==> flow/design.v <==
`timescale 1ns / 1ps
module main(
	input clk,
	input rst,
	input echo,
	input canal_serial_receptor,
	output canal_serial_transmisor,
	output servo1,
	output servo2,
	output servo3,
	output servo4,
	output servo5,
	output [7:0] leds,
	output trig,
	output [7:0] seg,
	output [3:0] an
    );	
		wire [8:0] distancia;
		wire [13:0] decimal;
		wire [7:0] ang_servo_1;
		wire [7:0] ang_servo_2;
		wire [7:0] ang_servo_3;
		wire [7:0] ang_servo_4;
		wire [7:0] ang_servo_5;
		assign leds = decimal[7:0];
		servo_pwm servo_pwm1 (
			.pos(ang_servo_1),  
			.clk(clk),
			.rst(rst),
			.servo_pulse(servo1)
		);
		servo_pwm servo_pwm2(
			.pos(ang_servo_2),  
			.clk(clk),
			.rst(rst),
			.servo_pulse(servo2)
		);
		servo_pwm servo_pwm3 (
			.pos(ang_servo_3),  
			.clk(clk),
			.rst(rst),
			.servo_pulse(servo3)
		);
		servo_pwm servo_pwm4 (
			.pos(ang_servo_4),  
			.clk(clk),
			.rst(rst),
			.servo_pulse(servo4)
		);
		servo_pwm servo_pwm5 (
			.pos(ang_servo_5),  
			.clk(clk),
			.rst(rst),
			.servo_pulse(servo5)
		);
		controlador_sensor_distancia controlador_sensor_distancia(
			.echo(echo),
			.clk(clk),
			.rst(rst),
			.distancia(distancia),
			.trig(trig)
		);
		controlador_etapa controlador_etapa(
			.distancia(distancia),
			.clk(clk),
			.rst(rst),
			.canal_serial_receptor(canal_serial_receptor),
			.decimal(decimal),
			.canal_serial_transmisor(canal_serial_transmisor),
			.ang_servo_1(ang_servo_1),
			.ang_servo_2(ang_servo_2),
			.ang_servo_3(ang_servo_3),
			.ang_servo_4(ang_servo_4),
			.ang_servo_5(ang_servo_5)
		);
		SevenSeg SevenSeg(
			.clk(clk),
			.rst(rst),
			.decimal({5'b00000, distancia}),
			.an(an),
			.seg(seg)
			);
endmodule
`timescale 1ns / 1ps
module servo_pwm(
  input [7:0] pos,
  input clk,  
  input rst,
  output reg servo_pulse
    );
  parameter ClkDiv = 195;     
  parameter init = 12'b000010001100;  
  reg [7:0] ClkCount;  
  reg ClkTick;
  reg [12:0] PulseCount;
  reg [11:0] count;
  always @(posedge clk) begin
	if (rst) ClkTick <= 0;
	else ClkTick <= (ClkCount==ClkDiv-2);
  end
  always @(posedge clk) begin
	if (rst) ClkCount <= 0;
	else if(ClkTick) ClkCount <= 0; else ClkCount <= ClkCount + 1;
  end
  always @(posedge clk) begin
	if (rst) PulseCount <= 0;
	else if(ClkTick) begin
		PulseCount <= PulseCount + 1;
		if (PulseCount == 5128) begin  
			PulseCount <= 0;
		end
	end
  end
  always @(*) count = init +  {4'b0000, pos} +  {4'b0000, pos} ;
  always @(posedge clk) begin
	if (rst) servo_pulse <= 0;
	else servo_pulse <= (PulseCount < count);
  end
endmodule
`timescale 1ns / 1ps
module controlador_sensor_distancia(
		input echo,
		input clk,
		input rst,
		output reg trig,
		output reg [18:0] distancia,
		output reg timeout,
		output reg [2:0] state,
		output [13:0] decimal
    );
	 parameter ENVIANDO_PULSO = 0, RECIBIENDO_PULSO = 1, ESPERANDO_PULSO = 2, EN_ESPERA = 3, DELAY= 4;
	 parameter tiempo10us = 500, TIMEOUT = 20000, TIEMPO_DELAY = 20000;
	 reg [35:0] contador_10us;
	 reg [35:0] contador_echo;
	 reg [35:0] contador_en_espera;
	 reg [18:0] distancia_temporal;
	 reg [30:0] contador_timeout;
	 reg [30:0] cont_delay;
	 reg [31:0] distancias_anteriores[4:0];
	 always @(posedge clk) begin : seq
		reg [18:0] distancia_v;
		reg  trig_v;
		distancia_v = distancia;
		trig_v = trig;
		if (rst) begin
			state = ENVIANDO_PULSO;
			contador_10us = 0;
			contador_echo = 0;
			contador_en_espera = 0;
			trig_v = 0;
			contador_timeout = 0;
			timeout = 0;
			distancia_v = 0;
			distancia_temporal = 0;
			cont_delay = 0;
			distancias_anteriores[0] = 0;
			distancias_anteriores[1] = 0;
			distancias_anteriores[2] = 0;
			distancias_anteriores[3] = 0;
			distancias_anteriores[4] = 0;
		end else if (state == ENVIANDO_PULSO) begin
			trig_v = 1;
			contador_10us = contador_10us + 1;
			if (contador_10us >= tiempo10us) begin
				trig_v = 0;
				contador_10us = 0;
				contador_timeout = 0;
				state = ESPERANDO_PULSO;
			end
		end else if (state == ESPERANDO_PULSO) begin
			contador_timeout = contador_timeout + 1;
			if (echo) begin
				state = RECIBIENDO_PULSO;
				contador_echo = 0;
			end else if (contador_timeout >= TIMEOUT) begin
				state = ENVIANDO_PULSO;
			end 
		end else if (state == RECIBIENDO_PULSO) begin
			contador_echo = contador_echo + 1;
			if (!echo) begin
				state = EN_ESPERA;
				contador_en_espera = 0;
			end
		end else if (state == EN_ESPERA) begin
			if(contador_en_espera < contador_echo) begin
				contador_en_espera = contador_en_espera + 2900;  
				distancia_temporal = distancia_temporal + 1;
			end
			else if (distancia_temporal < 35 && distancia_temporal >4) begin
				distancias_anteriores[0] = distancias_anteriores[1];
				distancias_anteriores[1] = distancias_anteriores[2];
				distancias_anteriores[2] = distancias_anteriores[3];
				distancias_anteriores[3] = distancias_anteriores[4];
				distancias_anteriores[4] = distancia_temporal - 1;
				if (distancias_anteriores[0] == distancias_anteriores[1] && 
					distancias_anteriores[1] == distancias_anteriores[2] && 
					distancias_anteriores[2] == distancias_anteriores[3] && 
					distancias_anteriores[3] == distancias_anteriores[4]) begin
					distancia_v = distancias_anteriores[4];
				end		
				distancia_temporal = 0;
				contador_echo = 0;
				contador_en_espera = 0;
				state = DELAY;
			end else begin
				distancia_temporal = 0;
				contador_echo = 0;
				contador_en_espera = 0;
				state = DELAY;
			end
		end
		else if (state == DELAY) begin
			if (cont_delay == TIEMPO_DELAY) begin
				state = ENVIANDO_PULSO;
				cont_delay = 0;
			end else cont_delay = cont_delay + 1;
		end
			distancia <= distancia_v;
		trig <= trig_v;
	end
	assign decimal = distancia;
endmodule
`timescale 1ns / 1ps
module controlador_etapa(
		input [8:0] distancia,  
		input clk,
		input rst,
		input canal_serial_receptor,
		output [13:0] decimal,
		output canal_serial_transmisor,
		output [7:0] ang_servo_1,
		output [7:0] ang_servo_2,
		output [7:0] ang_servo_3,
		output [7:0] ang_servo_4,
		output [7:0] ang_servo_5
    );
	 wire [7:0] recepcion_ang_2, recepcion_ang_3, recepcion_ang_4;
	 wire [8:0] distancia_para_mapear;
	 wire [7:0] distancia_mapeada;
	 assign distancia_para_mapear = (distancia >= 5) ?  distancia - 5: 0;
	 parameter x5cm = 0, z5cm = 110, x0cm = 0, z0cm = 0, y0cm = 0;
	 parameter xpunto = 127;
	 wire [7:0] ypunto;
	 parameter tiempo_espera = 1000;
	 parameter limite_distancia_superior = 14;
	 parameter limite_distancia_inferior = 4;
	 parameter BUSCANDO_SUBIENDO = 0, BUSCANDO_BAJANDO = 1, PESCANDO_OBJETO = 2, LEVANTANDO_OBJETO = 3,DEJANDO_OBJETO = 4, IDLE = 5;
	 reg [7:0] x, y, z;
	 reg [25:0] cont_x, cont_y;
	 reg [7:0] cont_angulo_y;
	 reg [25:0] cont_divider;
	 assign ang_servo_1 = cont_angulo_y;
	 assign ang_servo_2 = recepcion_ang_2;
	 assign ang_servo_3 = recepcion_ang_3;
	 assign ang_servo_4 = recepcion_ang_4;
	 assign ang_servo_5 = 128;
	 assign ypunto = cont_angulo_y > 128 ? 64 : 192;
	 wire tick_transmisor;
	 wire tick_receptor;
	 wire clk_div_transmisor;
	 wire clk_div_receptor;
	 reg [3:0] state;
	 assign decimal = state;
	 receptor_serial receptor_serial(
			.clk(clk),
			.rst(rst),
			.en(tick_receptor),
			.canal_serial(canal_serial_receptor),
			.angulo_servo_2(recepcion_ang_2),
			.angulo_servo_3(recepcion_ang_3),
			.angulo_servo_4(recepcion_ang_4)
		);
	transmisor_serial transmisor_serial(
		 .clk(clk),
		 .rst(rst),
		 .en(tick_transmisor),
		 .x(x),
		 .y(y),
		 .z(z),
		.canal_serial(canal_serial_transmisor)
    );
		clockDivider clockDivider_transmisor(
			.clock(clk),
			.rst(rst),
			.constante(16'd1000),
			.clk(clk_div_transmisor),
			.tick(tick_transmisor)
		);
		clockDivider clockDivider_receptor(
			.clock(clk),
			.rst(rst),
			.constante(16'd50),
			.clk(clk_div_receptor),
			.tick(tick_receptor)
		);
		ROM_mapeo_distancia ROM_mapeo_distancia(
			.distancia(distancia_para_mapear),
			.distancia_mapeada(distancia_mapeada)
		);
	 always @(posedge clk) begin : seq
		reg [7:0] x_v;
		reg [7:0] y_v;
		reg [7:0] z_v;
		reg [7:0] cont_angulo_y_v;
		reg [3:0] state_v;
		x_v = x;
		y_v = y;
		z_v = z;
		cont_angulo_y_v = cont_angulo_y;
		state_v = state;
		if (rst) begin
			x_v = 0;
			y_v = 0;
			z_v = 90;
			state_v = BUSCANDO_SUBIENDO;
			cont_divider = 0;
			cont_angulo_y_v = 0;
			cont_x = 0;
			cont_y = 0;
		end else
		case(state_v)
			BUSCANDO_SUBIENDO: begin
				cont_divider = cont_divider + 1;
				if (distancia <= limite_distancia_superior && distancia >= limite_distancia_inferior) begin
					state_v = PESCANDO_OBJETO;
					x_v = distancia_mapeada;
				end
				else if (cont_divider == tiempo_espera) begin
					cont_divider = 0;
					cont_angulo_y_v = cont_angulo_y_v + 1;
					if (cont_angulo_y_v == 255) state_v = BUSCANDO_BAJANDO;
				end
			end
			BUSCANDO_BAJANDO: begin
				cont_divider = cont_divider + 1;
				if (distancia <= limite_distancia_superior && distancia >= limite_distancia_inferior) begin
					state_v = PESCANDO_OBJETO;
					x_v = distancia_mapeada;
				end
				else if (cont_divider == tiempo_espera) begin
					cont_divider = 0;
					cont_angulo_y_v = cont_angulo_y_v - 1;
					if (cont_angulo_y_v == 0) state_v = BUSCANDO_SUBIENDO;
				end
			end
			PESCANDO_OBJETO: begin
				if (cont_x == tiempo_espera) begin
					cont_x = 0;
					if (x_v == distancia_mapeada) begin
						if (z_v == z0cm) begin
							state_v = LEVANTANDO_OBJETO;
						end else z_v = z_v - 1;
					end else x_v = x_v + 1;
				end else cont_x = cont_x + 1;
			end
			LEVANTANDO_OBJETO: begin
				if (cont_x == tiempo_espera) begin
					cont_x = 0;
					if (z_v == z5cm) begin
						if (x_v == x5cm) begin
							state_v = DEJANDO_OBJETO;
						end else x_v = x_v - 1;
					end else z_v = z_v + 1;
				end else cont_x = cont_x + 1;
			end
			DEJANDO_OBJETO: begin
				if (cont_x == tiempo_espera) begin
					if (x_v == xpunto) begin
						state_v = IDLE;
					end else if (x_v < xpunto) x_v = x_v + 1;
					else x_v = x_v -1;
				end else cont_x = cont_x + 1;
			end
			IDLE: begin
				if (cont_x == tiempo_espera) begin
					cont_x = 0;
					if (z_v == z5cm) begin
						if (x_v == x5cm) begin
							z_v = 90;
							state_v = BUSCANDO_SUBIENDO;
						end else x_v = x_v - 1;
					end else z_v = z_v + 1;
				end else cont_x = cont_x + 1;
			end
		endcase
		x <= x_v;
		y <= y_v;
		z <= z_v;
		cont_angulo_y <= cont_angulo_y_v;
		state <= state_v;
	end
endmodule
`timescale 1ns / 1ps
module receptor_serial(
		input clk,
		input rst,
		input en,
		input canal_serial,
		output reg [7:0] angulo_servo_1,
		output reg [7:0] angulo_servo_2,
		output reg [7:0] angulo_servo_3,
		output reg [7:0] angulo_servo_4,
		output reg [2:0] state
    );
	 reg [5:0] cont_data;
	 reg [6:0] cont_nivelacion;
	 reg [5:0] cont_50;
	 reg [1:0] cont_servo;
	 reg [31:0] data;
	 reg listo;
	 parameter STAND_BY = 3'b000, LEVELING_CLOCK = 3'b011, RECEIVING = 3'b001, HOLA = 3'b010;
	 parameter ciclo = 10;
	 parameter nivelacion = 14;
	 parameter num_datos = 8;
	 always @(posedge clk) begin : seq
		reg [7:0] angulo_servo_1_v;
		reg [7:0] angulo_servo_2_v;
		reg [7:0] angulo_servo_3_v;
		reg [7:0] angulo_servo_4_v;
		angulo_servo_1_v = angulo_servo_1;
		angulo_servo_2_v = angulo_servo_2;
		angulo_servo_3_v = angulo_servo_3;
		angulo_servo_4_v = angulo_servo_4;
	  if (rst) begin
		state = STAND_BY;
		cont_data = 0;
		cont_nivelacion = 1;
		cont_50 =ciclo;
		listo = 0;
		cont_servo =0;
		data = 0;
		angulo_servo_1_v = 0;
		angulo_servo_2_v = 0;
		angulo_servo_3_v = 0;
		angulo_servo_4_v = 0;
	  end else if (en) begin
		 if (listo) begin
			case(cont_servo)
				1: angulo_servo_1_v = data[7:0];
				2: angulo_servo_2_v = data[7:0];
				3: angulo_servo_3_v = data[7:0];
				0: angulo_servo_4_v = data[7:0];
			endcase
		 end
		 case(state)
			STAND_BY: begin
				if (!canal_serial) state = LEVELING_CLOCK;
			end
			LEVELING_CLOCK: begin
				if (cont_nivelacion == nivelacion) begin
					state = RECEIVING;
					cont_nivelacion = 1;
					cont_50 = ciclo;
				end else cont_nivelacion = cont_nivelacion + 1;
			end	
			RECEIVING: begin
				if (cont_50 == ciclo) begin
					cont_50 = 1;
					if (cont_data == num_datos) begin
						cont_servo = cont_servo + 1;
						state = STAND_BY;
						listo = 1;
						cont_data = 0;
					end else if (cont_data < num_datos) begin
						listo = 0;
						data[cont_data] = canal_serial;
						cont_data = cont_data + 1;
					end  
				end else cont_50 = cont_50 + 1;
			end
			HOLA: begin
				state = STAND_BY;
			end
		 endcase
	  end
		angulo_servo_1 <= angulo_servo_1_v;
		angulo_servo_2 <= angulo_servo_2_v;
		angulo_servo_3 <= angulo_servo_3_v;
		angulo_servo_4 <= angulo_servo_4_v;
	end
endmodule
`timescale 1ns / 1ps
module transmisor_serial(
		input clk,
		input rst,
		input en,  
		input [7:0] x,
		input [7:0] y,
		input [7:0] z,
		output reg canal_serial,
		output [13:0] decimal
    );
	 reg [5:0] cont_data;
	 reg [18:0] cont_delay;
	 reg state;
	 wire [29:0] data;
	 assign data = {1'b1,z,1'b0,1'b1,y,1'b0,1'b1,x,1'b0};
	 parameter IDLE = 1'b0, TR = 1'b1;
	 parameter DELAY_IDLE = 30;
	 always @(posedge clk) begin
		if (rst) begin
			state = TR;
			cont_data = 0;
			cont_delay = 0;
			canal_serial = 0;
		end else if (en) begin
		case(state)
			TR: begin
				canal_serial = data[cont_data];
				cont_data = cont_data + 1;
				if (cont_data ==30) begin
					cont_data = 0;
					state = IDLE;
				end
			end
			IDLE: begin
				canal_serial = 1;
				cont_delay = cont_delay + 1;
				if (cont_delay == DELAY_IDLE) begin  
					state = TR;
					cont_delay = 0;
				end
			end
		endcase
		end
	 end
	 assign decimal = cont_data;
endmodule
`timescale 1ns / 1ps
module clockDivider(
    input clock,
    input rst,
	 input [15:0] constante,
    output reg clk,
    output tick
    );
	reg [25:0] count;
	assign tick = (count == constante) && !clk;
	always @(posedge(clock)) begin
		if (rst) begin
			count <= 0;
			clk <= 0;
		end
		else if (count == constante) begin
			count <= 0;
			clk <= ~clk;
		end
		else begin
			count <= count + 1;
		end
	end
endmodule
`timescale 1ns / 1ps
`default_nettype none
module ROM_mapeo_distancia(distancia, distancia_mapeada);
input [8:0] distancia;
output reg [7:0] distancia_mapeada;
always @(*)
begin
	case (distancia)
		9'd0: distancia_mapeada = 0;
		9'd1: distancia_mapeada = 26;
		9'd2: distancia_mapeada = 51;
		9'd3: distancia_mapeada = 77;
		9'd4: distancia_mapeada = 102;
		9'd5: distancia_mapeada = 128;
		9'd6: distancia_mapeada = 153;
		9'd7: distancia_mapeada = 179;
		9'd8: distancia_mapeada = 204;
		9'd9: distancia_mapeada = 230;
		default: distancia_mapeada = 255;
	endcase
end
endmodule
`default_nettype wire
module SevenSeg(
		input clk,
		input rst,
		input [13:0] decimal,
		output [3:0] an,
		output [7:0] seg
    );
	 wire [15:0] bcd_out;
	 bcd decToBCD (
		.decimal(decimal),
		.bcd_out(bcd_out)
	 );
	 seven_seg BCDTo7Seg(
		.clk(clk),
		.rst(rst),
		.bcd_in(bcd_out),
		.seg(seg),
		.an(an)
	 );
endmodule
module bcd(
  decimal,
  bcd_out
);
  input 	 [13:0] decimal;
  output reg [15:0] bcd_out;
  reg [29:0] memreg;
  integer index;
  always @ (decimal) begin
    memreg [29:14] = 0;
    memreg [13:0] = decimal;
    for(index=0; index < 14; index = index+1)
      begin
        if(memreg[29:26] > 4) begin
          memreg[29:26] = memreg[29:26] + 3;
        end
        if(memreg[25:22] > 4) begin
          memreg[25:22] = memreg[25:22] + 3;
        end
        if(memreg[21:18] > 4) begin
          memreg[21:18] = memreg[21:18] + 3;
        end
        if(memreg[17:14] > 4) begin
          memreg[17:14] = memreg[17:14] + 3;
        end
        memreg = memreg << 1;
      end
    bcd_out = memreg[29:14];
  end
endmodule
module seven_seg(
	  clk,
	  rst,
	  bcd_in,
	  seg,
	  an
	);
  input 	[15:0]	bcd_in;
  input clk;
  input rst;
  output reg [7:0] seg;
  output [3:0] an;
	reg [15:0] disp_ctr;
	reg [6:0] sseg;
	reg [3:0] an_temp;
  	always @ (posedge(clk))
	begin
	  if (rst) begin
		disp_ctr = 0;
		an_temp = 4'b1111;
		sseg = 0;
		seg = 8'b11111111;
	  end else begin
		disp_ctr = disp_ctr + 1;
		if (disp_ctr >= 49999) begin
			an_temp = 4'b1110;
			sseg = bcd_in[3:0];
		end else if (disp_ctr <= 12499) begin
			an_temp = 4'b1101;
			sseg = bcd_in[7:4];
		end else if (disp_ctr <= 24999) begin
			an_temp = 4'b1011;
			sseg = bcd_in[11:8];
		end else if (disp_ctr <= 37499) begin
			an_temp = 4'b0111;
			sseg = bcd_in[15:12];
		end
		begin
		case(sseg)
			0:		seg = 8'b11000000;
			1:		seg = 8'b11111001;
			2:		seg = 8'b10100100;
			3:		seg = 8'b10110000;
			4:		seg = 8'b10011001;
			5:		seg = 8'b10010010;
			6:		seg = 8'b10000010;
			7:		seg = 8'b11111000;
			8:		seg = 8'b10000000;
			9:		seg = 8'b10011000;
			default:	seg = 8'b11111111;
		  endcase
		end
	  end
	end
	assign an = an_temp;
endmodule
==> reports on main <==
## Reports on main

Module main before and after one edit of its RTL, step after step.
"before" refers to lines of the RTL above, "after" to lines of the edited file.
"difference": "after" minus "before" as printed here. "relative change": 100 x difference / "before".
A cell with -- has no value.

| inputs | value |
|---|---|
| design top | main |
| clock port | clk |
| cell library | sky130hd |
| corner | tt_025C_1v80 |

## Diff

Unified diff, file above to edited file.
A script made this edit. It was not meant as an optimisation and need not keep what the design does.

```diff
@@ -250,5 +250,7 @@
 	 reg [7:0] cont_angulo_y;
 	 reg [25:0] cont_divider;
-	 assign ang_servo_1 = cont_angulo_y;
+	 reg [7:0] ang_servo_1_reg;
+	 always @(posedge clk) ang_servo_1_reg <= cont_angulo_y;
+	 assign ang_servo_1 = ang_servo_1_reg;
 	 assign ang_servo_2 = recepcion_ang_2;
 	 assign ang_servo_3 = recepcion_ang_3;
```

## After elaboration

Counts by Yosys on the flattened word-level netlist (proc, flatten, opt, wreduce). Print and check cells are left out.
Memory sizes are those after Yosys's memory passes, which may raise the word count (mostly to a power of two), join words into wider ones and drop unused or constant bits.

Storage and ports:

| element | before | after | difference | relative change (%) |
|---|---|---|---|---|
| register bits | 674 | 682 | +8 | +1.19 |
| latch bits | 0 | 0 | 0 | -- |
| RAM bits | 0 | 0 | 0 | -- |
| memory bits (read-only) | 240 | 240 | 0 | 0.00 |
| clocked read ports x word width | 7 | 7 | 0 | 0.00 |
| memories kept | 2 | 2 | 0 | 0.00 |
| bits of input ports | 4 | 4 | 0 | 0.00 |
| output and inout port bits | 27 | 27 | 0 | 0.00 |
| cells after elaboration | 498 | 499 | +1 | +0.20 |

Cells by class:

| element | before | after | difference | relative change (%) |
|---|---|---|---|---|
| add/subtract/negate cells | 70 | 70 | 0 | 0.00 |
| multipliers | 0 | 0 | 0 | -- |
| divide/modulo/power cells | 0 | 0 | 0 | -- |
| $lt $le $gt $ge | 45 | 45 | 0 | 0.00 |
| equal/unequal tests | 83 | 83 | 0 | 0.00 |
| shifts and indexed selects | 3 | 3 | 0 | 0.00 |
| mux-type cells | 140 | 140 | 0 | 0.00 |
| bitwise gates (word level) | 16 | 16 | 0 | 0.00 |
| reductions and logical operators | 75 | 75 | 0 | 0.00 |

Memory list:

| element | before | after |
|---|---|---|
| shape (words x width / read and write ports) | 16 x 8 bit 1R0W; 16 x 7 bit 1R0W | 16 x 8 bit 1R0W; 16 x 7 bit 1R0W |

Unchanged operator kinds not shown: 118.

## Depth

Longest topological path by Yosys (ltp), each cell counted once; first at word level (registers and memories cut), then after technology mapping (sequential cells cut; the memories' decode and read muxes count).

Depth:

| element | before | after | difference | relative change (%) |
|---|---|---|---|---|
| depth after elaboration | 24 | 24 | 0 | 0.00 |
| ABC_AREA | 0 | 0 | -- | -- |
| gate-level depth with buffers | 28 | 29 | +1 | +3.57 |
| depth with buffers taken out | 26 | 25 | -1 | -3.85 |

## Mapped cells and area

Source: synth_stat.txt of the flow (Yosys; design flattened, memories mapped). It holds for the ABC_AREA given above (unset counts as 0); a run with the other value may have another netlist.

Mapped netlist:

| element | before | after | difference | relative change (%) |
|---|---|---|---|---|
| cell count | 4647 | 4791 | +144 | +3.10 |
| synthesis area (sq mm) | 0.0373233 | 0.0378588 | +0.0005355 | +1.43 |
| sequential part of the area (sq mm) | 0.0129724 | 0.0131326 | +0.0001602 | +1.23 |
| flip-flops | 648 | 656 | +8 | +1.23 |
| buffers | 217 | 229 | +12 | +5.53 |

Cells by type:

| cell | before | after | difference | relative change (%) |
|---|---|---|---|---|
| sky130_fd_sc_hd__nand2_1 | 365 | 498 | +133 | +36.44 |
| sky130_fd_sc_hd__a21oi_1 | 234 | 302 | +68 | +29.06 |
| sky130_fd_sc_hd__nor2_1 | 690 | 629 | -61 | -8.84 |
| sky130_fd_sc_hd__mux2i_1 | 118 | 60 | -58 | -49.15 |
| sky130_fd_sc_hd__o21ai_0 | 210 | 236 | +26 | +12.38 |
| sky130_fd_sc_hd__a311oi_1 | 29 | 4 | -25 | -86.21 |
| sky130_fd_sc_hd__xnor2_1 | 234 | 210 | -24 | -10.26 |
| sky130_fd_sc_hd__xor2_1 | 187 | 211 | +24 | +12.83 |
| sky130_fd_sc_hd__clkbuf_1 | 172 | 185 | +13 | +7.56 |
| sky130_fd_sc_hd__nand4_1 | 105 | 117 | +12 | +11.43 |
| sky130_fd_sc_hd__or3_1 | 58 | 70 | +12 | +20.69 |
| sky130_fd_sc_hd__buf_2 | 28 | 17 | -11 | -39.29 |
| sky130_fd_sc_hd__or2_2 | 25 | 15 | -10 | -40.00 |
| sky130_fd_sc_hd__and2_1 | 71 | 62 | -9 | -12.68 |
| sky130_fd_sc_hd__o31ai_1 | 14 | 23 | +9 | +64.29 |
| sky130_fd_sc_hd__dfxtp_1 | 648 | 656 | +8 | +1.23 |
| sky130_fd_sc_hd__o22ai_1 | 23 | 15 | -8 | -34.78 |
| sky130_fd_sc_hd__o221ai_1 | 5 | 13 | +8 | +160.00 |

Unchanged cell types not shown: 12.
Not every row of either side is listed.
By module: a second synthesis without flattening, with its own total; a netlist apart from the flattened one above.

Second synthesis, totals:

| element | before | after | difference | relative change (%) |
|---|---|---|---|---|
| cell total of the unflattened synthesis | 5035 | 5023 | -12 | -0.24 |
| area total of the unflattened synthesis (sq mm) | 0.0413396 | 0.0413734 | +0.0000338 | +0.08 |

Each row is one instance without its submodules.

By module, before:

| module | times used | cells | area (sq mm) | sequential area (sq mm) |
|---|---|---|---|---|
| controlador_sensor_distancia | 1 | 1834 | 0.0151758 | 0.0058056 |
| servo_pwm | 5 | 147 | 0.001315 | 0.0004604 |
| controlador_etapa | 1 | 772 | 0.0057956 | 0.0015815 |
| bcd | 1 | 499 | 0.0034733 | 0 |
| receptor_serial | 1 | 336 | 0.0030504 | 0.0012812 |
| clockDivider | 2 | 155 | 0.0013576 | 0.0005405 |
| seven_seg | 1 | 289 | 0.0023823 | 0.0006807 |
| transmisor_serial | 1 | 225 | 0.0019456 | 0.0005405 |
| ROM_mapeo_distancia | 1 | 34 | 0.0002227 | 0 |
| main | 1 | 1 | 0.0000038 | 0 |
| SevenSeg | 1 | 0 | 0 | 0 |

By module, after:

| module | times used | cells | area (sq mm) | sequential area (sq mm) |
|---|---|---|---|---|
| controlador_sensor_distancia | 1 | 1834 | 0.0151758 | 0.0058056 |
| servo_pwm | 5 | 147 | 0.001315 | 0.0004604 |
| controlador_etapa | 1 | 760 | 0.0058293 | 0.0017417 |
| bcd | 1 | 499 | 0.0034733 | 0 |
| receptor_serial | 1 | 336 | 0.0030504 | 0.0012812 |
| clockDivider | 2 | 155 | 0.0013576 | 0.0005405 |
| seven_seg | 1 | 289 | 0.0023823 | 0.0006807 |
| transmisor_serial | 1 | 225 | 0.0019456 | 0.0005405 |
| ROM_mapeo_distancia | 1 | 34 | 0.0002227 | 0 |
| main | 1 | 1 | 0.0000038 | 0 |
| SevenSeg | 1 | 0 | 0 | 0 |

## Timing after synthesis

OpenSTA on the mapped netlist: ideal clock, no wires. The path of least setup slack (recovery checks aside). Input and output delay are each 20% of the period. Register names are those of the netlist, which keeps one name where synthesis merged equal registers.

Timing after synthesis:

| element | before | after | difference | relative change (%) |
|---|---|---|---|---|
| path kind | register -> register | register -> register | -- | -- |
| from | reg controlador_sensor_distancia.distancia[6] | reg controlador_sensor_distancia.distancia[6] | -- | -- |
| to | reg SevenSeg.BCDTo7Seg.seg[3] | reg SevenSeg.BCDTo7Seg.seg[4] | -- | -- |
| clock period (ns) | 10.0 | 10.0 | 0.0 | 0.00 |
| time at the first pin (ns) | 0.000 | 0.000 | 0.000 | -- |
| arrival time (ns) | 5.202 | 5.322 | +0.120 | +2.31 |
| slack (ns) | 4.684 | 4.539 | -0.145 | -- |
| delay of the path (ns) | 5.316 | 5.461 | +0.145 | +2.73 |
| stages | 28 | 30 | +2 | +7.14 |
| path buffers | 2 | 4 | +2 | +100.00 |
| period reached after synthesis (ns) | 5.316 | 5.461 | +0.145 | +2.73 |

"delay of the path" = arrival - input delay + setup time.
"stages" counts driving pins, that of a launching flip-flop among them; a cell with two outputs on the path counts twice.
"period reached after synthesis" is the clock period less the worst setup slack; recovery checks do not enter. This is arithmetic on one report: input and output delays are still those of the set period (20% each).
The rows between start and end are the longest chain of elaborated cells between them; the timing report does not say that the signal goes this way. Where chains are equally long, one stands for them.
A line is the first line of the expression or statement that the cell stems from. Yosys adds cells for indexed reads and writes and turns some case tables into memories.
A register here has more assigning lines than the two given.

| on the way, after synthesis, before | value |
|---|---|
| cells stage by stage | sky130_fd_sc_hd__dfxtp_1 sky130_fd_sc_hd__inv_1 sky130_fd_sc_hd__ha_1 sky130_fd_sc_hd__inv_1 sky130_fd_sc_hd__ha_1 sky130_fd_sc_hd__or2_1 sky130_fd_sc_hd__buf_2 sky130_fd_sc_hd__a311oi_2 sky130_fd_sc_hd__nor3_4 sky130_fd_sc_hd__buf_6 sky130_fd_sc_hd__nand3_2 sky130_fd_sc_hd__a32oi_1 sky130_fd_sc_hd__nor2_1 sky130_fd_sc_hd__ha_1 sky130_fd_sc_hd__inv_1 sky130_fd_sc_hd__o21ai_0 sky130_fd_sc_hd__a211oi_1 sky130_fd_sc_hd__nor4b_4 sky130_fd_sc_hd__a32oi_2 sky130_fd_sc_hd__mux2i_2 sky130_fd_sc_hd__o21ai_0 sky130_fd_sc_hd__xnor2_1 sky130_fd_sc_hd__o2111a_1 sky130_fd_sc_hd__nor2_1 sky130_fd_sc_hd__inv_1 sky130_fd_sc_hd__ha_1 sky130_fd_sc_hd__or3_1 sky130_fd_sc_hd__a21bo_1 |
| length of the longest elaborated chain | 17 |
| elaborated cells between the ends (all ways) | 59 |
| source lines of those cells | 13 |
| those cells by class | add/sub: 18; compare: 18; mux: 23 |

RTL lines, path after synthesis, before:

| element | RTL line | source |
|---|---|---|
| start, declared | 126 | `output reg [18:0] distancia,` |
| start, assigned | 218 | `distancia <= distancia_v;` |
| 4-bit by 2-bit adder with 4-bit output | 619 | `memreg[17:14] = memreg[17:14] + 3;` |
| 4-bit two-way mux | 618 | `if(memreg[17:14] > 4) begin` |
| 4-bit by 3-bit > comparator with 1-bit output | 618 |  |
| 4-bit two-way mux | 618 |  |
| 4-bit by 3-bit > comparator with 1-bit output | 618 |  |
| 4-bit two-way mux | 618 |  |
| 4-bit by 2-bit adder with 4-bit output | 619 |  |
| [3 not listed] | -- |  |
| 4-bit by 2-bit adder with 4-bit output | 613 | `memreg[25:22] = memreg[25:22] + 3;` |
| 4-bit two-way mux | 612 | `if(memreg[25:22] > 4) begin` |
| 7-bit two-way mux | 659 | `end else if (disp_ctr <= 37499) begin` |
| 7-bit two-way mux | 656 | `end else if (disp_ctr <= 24999) begin` |
| 7-bit two-way mux | 653 | `end else if (disp_ctr <= 12499) begin` |
| 7-bit two-way mux | 650 | `if (disp_ctr >= 49999) begin` |
| 7-bit two-way mux | 643 | `if (rst) begin` |
| end, assigned | 665 | `0: seg = 8'b11000000;` |
| end, assigned | 666 | `1: seg = 8'b11111001;` |
| end, declared | 636 | `output reg [7:0] seg;` |

| on the way, after synthesis, after | value |
|---|---|
| cells stage by stage | sky130_fd_sc_hd__dfxtp_1 sky130_fd_sc_hd__buf_6 sky130_fd_sc_hd__inv_1 sky130_fd_sc_hd__ha_1 sky130_fd_sc_hd__inv_1 sky130_fd_sc_hd__ha_1 sky130_fd_sc_hd__xor2_2 sky130_fd_sc_hd__buf_4 sky130_fd_sc_hd__nor3_1 sky130_fd_sc_hd__a2111oi_2 sky130_fd_sc_hd__a211o_1 sky130_fd_sc_hd__a211oi_1 sky130_fd_sc_hd__ha_1 sky130_fd_sc_hd__inv_1 sky130_fd_sc_hd__ha_1 sky130_fd_sc_hd__clkbuf_1 sky130_fd_sc_hd__or4_1 sky130_fd_sc_hd__nor3_1 sky130_fd_sc_hd__nor4_2 sky130_fd_sc_hd__buf_6 sky130_fd_sc_hd__or2_2 sky130_fd_sc_hd__nor4b_1 sky130_fd_sc_hd__a2111oi_2 sky130_fd_sc_hd__o22ai_1 sky130_fd_sc_hd__mux2_4 sky130_fd_sc_hd__inv_2 sky130_fd_sc_hd__ha_1 sky130_fd_sc_hd__inv_1 sky130_fd_sc_hd__a211oi_1 sky130_fd_sc_hd__o31ai_1 |
| length of the longest elaborated chain | 17 |
| elaborated cells between the ends (all ways) | 59 |
| source lines of those cells | 13 |
| those cells by class | add/sub: 18; compare: 18; mux: 23 |

RTL lines, path after synthesis, after:

| element | RTL line | source |
|---|---|---|
| start, declared | 126 | `output reg [18:0] distancia,` |
| start, assigned | 218 | `distancia <= distancia_v;` |
| 4-bit by 2-bit adder with 4-bit output | 621 | `memreg[17:14] = memreg[17:14] + 3;` |
| 4-bit two-way mux | 620 | `if(memreg[17:14] > 4) begin` |
| 4-bit by 3-bit > comparator with 1-bit output | 620 |  |
| 4-bit two-way mux | 620 |  |
| 4-bit by 3-bit > comparator with 1-bit output | 620 |  |
| 4-bit two-way mux | 620 |  |
| 4-bit by 2-bit adder with 4-bit output | 621 |  |
| [3 not listed] | -- |  |
| 4-bit by 2-bit adder with 4-bit output | 615 | `memreg[25:22] = memreg[25:22] + 3;` |
| 4-bit two-way mux | 614 | `if(memreg[25:22] > 4) begin` |
| 7-bit two-way mux | 661 | `end else if (disp_ctr <= 37499) begin` |
| 7-bit two-way mux | 658 | `end else if (disp_ctr <= 24999) begin` |
| 7-bit two-way mux | 655 | `end else if (disp_ctr <= 12499) begin` |
| 7-bit two-way mux | 652 | `if (disp_ctr >= 49999) begin` |
| 7-bit two-way mux | 645 | `if (rst) begin` |
| end, assigned | 667 | `0: seg = 8'b11000000;` |
| end, assigned | 668 | `1: seg = 8'b11111001;` |
| end, declared | 638 | `output reg [7:0] seg;` |

## Path in the finished layout

Path of least setup slack in the final report of the runs of pair 1 (OpenROAD, finished layout, wires in). Where an end is a register, its clock arrival counts in the times.

Timing after layout:

| element | before | after | difference | relative change (%) |
|---|---|---|---|---|
| path kind | register -> register | register -> register | -- | -- |
| from | reg controlador_sensor_distancia.distancia[6] | reg controlador_sensor_distancia.distancia[6] | -- | -- |
| to | reg SevenSeg.BCDTo7Seg.seg[0] | reg SevenSeg.BCDTo7Seg.seg[4] | -- | -- |
| clock period (ns) | 7.49 | 7.49 | 0.00 | 0.00 |
| time at the first pin (ns) | 0.64 | 0.62 | -0.02 | -3.12 |
| arrival time (ns) | 7.33 | 6.93 | -0.40 | -5.46 |
| slack (ns) | 0.65 | 1.06 | +0.41 | -- |
| stages | 27 | 25 | -2 | -7.41 |
| path buffers | 0 | 1 | +1 | -- |

The rows between start and end are the longest chain of elaborated cells between them; the timing report does not say that the signal goes this way. Where chains are equally long, one stands for them.
A register here has more assigning lines than the two given.

| on the way, after layout, before | value |
|---|---|
| cells stage by stage | sky130_fd_sc_hd__dfxtp_1 sky130_fd_sc_hd__inv_1 sky130_fd_sc_hd__ha_1 sky130_fd_sc_hd__inv_1 sky130_fd_sc_hd__ha_1 sky130_fd_sc_hd__xor2_1 sky130_fd_sc_hd__a311oi_2 sky130_fd_sc_hd__nor3_4 sky130_fd_sc_hd__nand3_2 sky130_fd_sc_hd__a32oi_1 sky130_fd_sc_hd__nor2_1 sky130_fd_sc_hd__ha_1 sky130_fd_sc_hd__inv_1 sky130_fd_sc_hd__o21ai_0 sky130_fd_sc_hd__a211oi_1 sky130_fd_sc_hd__nor4b_4 sky130_fd_sc_hd__a32oi_2 sky130_fd_sc_hd__mux2i_2 sky130_fd_sc_hd__o21ai_0 sky130_fd_sc_hd__xnor2_1 sky130_fd_sc_hd__o2111a_1 sky130_fd_sc_hd__nor2_1 sky130_fd_sc_hd__inv_1 sky130_fd_sc_hd__ha_1 sky130_fd_sc_hd__or3_1 sky130_fd_sc_hd__o21ai_0 sky130_fd_sc_hd__a22oi_1 |
| length of the longest elaborated chain | 17 |
| elaborated cells between the ends (all ways) | 59 |
| source lines of those cells | 13 |
| those cells by class | add/sub: 18; compare: 18; mux: 23 |

RTL lines, path after layout, before:

| element | RTL line | source |
|---|---|---|
| start, declared | 126 | `output reg [18:0] distancia,` |
| start, assigned | 218 | `distancia <= distancia_v;` |
| 4-bit by 2-bit adder with 4-bit output | 619 | `memreg[17:14] = memreg[17:14] + 3;` |
| 4-bit two-way mux | 618 | `if(memreg[17:14] > 4) begin` |
| 4-bit by 3-bit > comparator with 1-bit output | 618 |  |
| 4-bit two-way mux | 618 |  |
| 4-bit by 3-bit > comparator with 1-bit output | 618 |  |
| 4-bit two-way mux | 618 |  |
| 4-bit by 2-bit adder with 4-bit output | 619 |  |
| [3 not listed] | -- |  |
| 4-bit by 2-bit adder with 4-bit output | 613 | `memreg[25:22] = memreg[25:22] + 3;` |
| 4-bit two-way mux | 612 | `if(memreg[25:22] > 4) begin` |
| 7-bit two-way mux | 659 | `end else if (disp_ctr <= 37499) begin` |
| 7-bit two-way mux | 656 | `end else if (disp_ctr <= 24999) begin` |
| 7-bit two-way mux | 653 | `end else if (disp_ctr <= 12499) begin` |
| 7-bit two-way mux | 650 | `if (disp_ctr >= 49999) begin` |
| 7-bit two-way mux | 643 | `if (rst) begin` |
| end, assigned | 665 | `0: seg = 8'b11000000;` |
| end, assigned | 666 | `1: seg = 8'b11111001;` |
| end, declared | 636 | `output reg [7:0] seg;` |

| on the way, after layout, after | value |
|---|---|
| cells stage by stage | sky130_fd_sc_hd__dfxtp_1 sky130_fd_sc_hd__inv_1 sky130_fd_sc_hd__ha_1 sky130_fd_sc_hd__inv_1 sky130_fd_sc_hd__ha_1 sky130_fd_sc_hd__xor2_2 sky130_fd_sc_hd__mux2_2 sky130_fd_sc_hd__a211oi_1 sky130_fd_sc_hd__ha_1 sky130_fd_sc_hd__inv_1 sky130_fd_sc_hd__ha_1 sky130_fd_sc_hd__or4_1 sky130_fd_sc_hd__nor3_1 sky130_fd_sc_hd__nor4_2 sky130_fd_sc_hd__buf_4 sky130_fd_sc_hd__or2_2 sky130_fd_sc_hd__nor4b_1 sky130_fd_sc_hd__a2111oi_2 sky130_fd_sc_hd__o22ai_1 sky130_fd_sc_hd__mux2_4 sky130_fd_sc_hd__inv_2 sky130_fd_sc_hd__ha_1 sky130_fd_sc_hd__inv_1 sky130_fd_sc_hd__a211oi_1 sky130_fd_sc_hd__o31ai_1 |
| length of the longest elaborated chain | 17 |
| elaborated cells between the ends (all ways) | 59 |
| source lines of those cells | 13 |
| those cells by class | add/sub: 18; compare: 18; mux: 23 |

RTL lines, path after layout, after:

| element | RTL line | source |
|---|---|---|
| start, declared | 126 | `output reg [18:0] distancia,` |
| start, assigned | 218 | `distancia <= distancia_v;` |
| 4-bit by 2-bit adder with 4-bit output | 621 | `memreg[17:14] = memreg[17:14] + 3;` |
| 4-bit two-way mux | 620 | `if(memreg[17:14] > 4) begin` |
| 4-bit by 3-bit > comparator with 1-bit output | 620 |  |
| 4-bit two-way mux | 620 |  |
| 4-bit by 3-bit > comparator with 1-bit output | 620 |  |
| 4-bit two-way mux | 620 |  |
| 4-bit by 2-bit adder with 4-bit output | 621 |  |
| [3 not listed] | -- |  |
| 4-bit by 2-bit adder with 4-bit output | 615 | `memreg[25:22] = memreg[25:22] + 3;` |
| 4-bit two-way mux | 614 | `if(memreg[25:22] > 4) begin` |
| 7-bit two-way mux | 661 | `end else if (disp_ctr <= 37499) begin` |
| 7-bit two-way mux | 658 | `end else if (disp_ctr <= 24999) begin` |
| 7-bit two-way mux | 655 | `end else if (disp_ctr <= 12499) begin` |
| 7-bit two-way mux | 652 | `if (disp_ctr >= 49999) begin` |
| 7-bit two-way mux | 645 | `if (rst) begin` |
| end, assigned | 667 | `0: seg = 8'b11000000;` |
| end, assigned | 668 | `1: seg = 8'b11111001;` |
| end, declared | 638 | `output reg [7:0] seg;` |

## Flow runs

Both versions went through the flow (Yosys, OpenROAD) with the same settings in each pair. Constraints: input delay and output delay 20% of the set period each, output load 0.01 pF.

| flow settings, pair 1 | value |
|---|---|
| CORE_UTILIZATION | 40 |
| period_ns | 7.49 |
| CAP_MARGIN | 20 |
| CORE_MARGIN | 2 |
| SLEW_MARGIN | 20 |

Final reports, pair 1:

| element | before | after | difference | relative change (%) |
|---|---|---|---|---|
| synthesized cell area (sq mm) | 0.0373233 | 0.0378588 | +0.0005355 | +1.43 |
| area of the die (sq mm) | 0.0957686 | 0.0971226 | +0.0013540 | +1.41 |
| standard-cell area after routing (sq mm) | 0.0412396 | 0.041456 | +0.0002164 | +0.52 |
| utilization of the finished layout (%) | 44.4 | 44.3 | -0.1 | -- |
| setup slack of the worst path (ns) | 0.653 | 1.063 | +0.410 | -- |
| worst hold slack in the final report (ns) | 0.450 | 0.399 | -0.051 | -- |
| power consumption (uW) | 7743 | 8027 | +284 | +3.67 |
| period reached (ns) | 6.837 | 6.427 | -0.410 | -6.00 |

| flow settings, pair 2 | value |
|---|---|
| CAP_MARGIN | 30 |
| CELL_PAD_IN_SITES_GLOBAL_PLACEMENT | 3 |
| CORE_UTILIZATION | 24 |
| CTS_CLUSTER_SIZE | 56 |
| MAX_ROUTING_LAYER | met4 |
| SLEW_MARGIN | 25 |
| TNS_END_PERCENT | 85 |
| period_ns | 5.95 |
| CORE_MARGIN | 2 |

Final reports, pair 2:

| element | before | after | difference | relative change (%) |
|---|---|---|---|---|
| synthesized cell area (sq mm) | 0.0373233 | 0.0378588 | +0.0005355 | +1.43 |
| area of the die (sq mm) | 0.158683 | 0.160937 | +0.002254 | +1.42 |
| standard-cell area after routing (sq mm) | 0.0426321 | 0.0432702 | +0.0006381 | +1.50 |
| utilization of the finished layout (%) | 27.6 | 27.7 | +0.1 | -- |
| setup slack of the worst path (ns) | 0.382 | 0.410 | +0.028 | -- |
| worst hold slack in the final report (ns) | 0.454 | 0.414 | -0.040 | -- |
| power consumption (uW) | 10037 | 11042 | +1005 | +10.01 |
| period reached (ns) | 5.568 | 5.540 | -0.028 | -0.50 |

By "period reached" is meant the clock period of the run minus its worst setup slack. This is arithmetic on one report: input and output delays are still those of the set period (20% each).
"power consumption" is the tool's figure for a default switching activity; nothing was simulated.
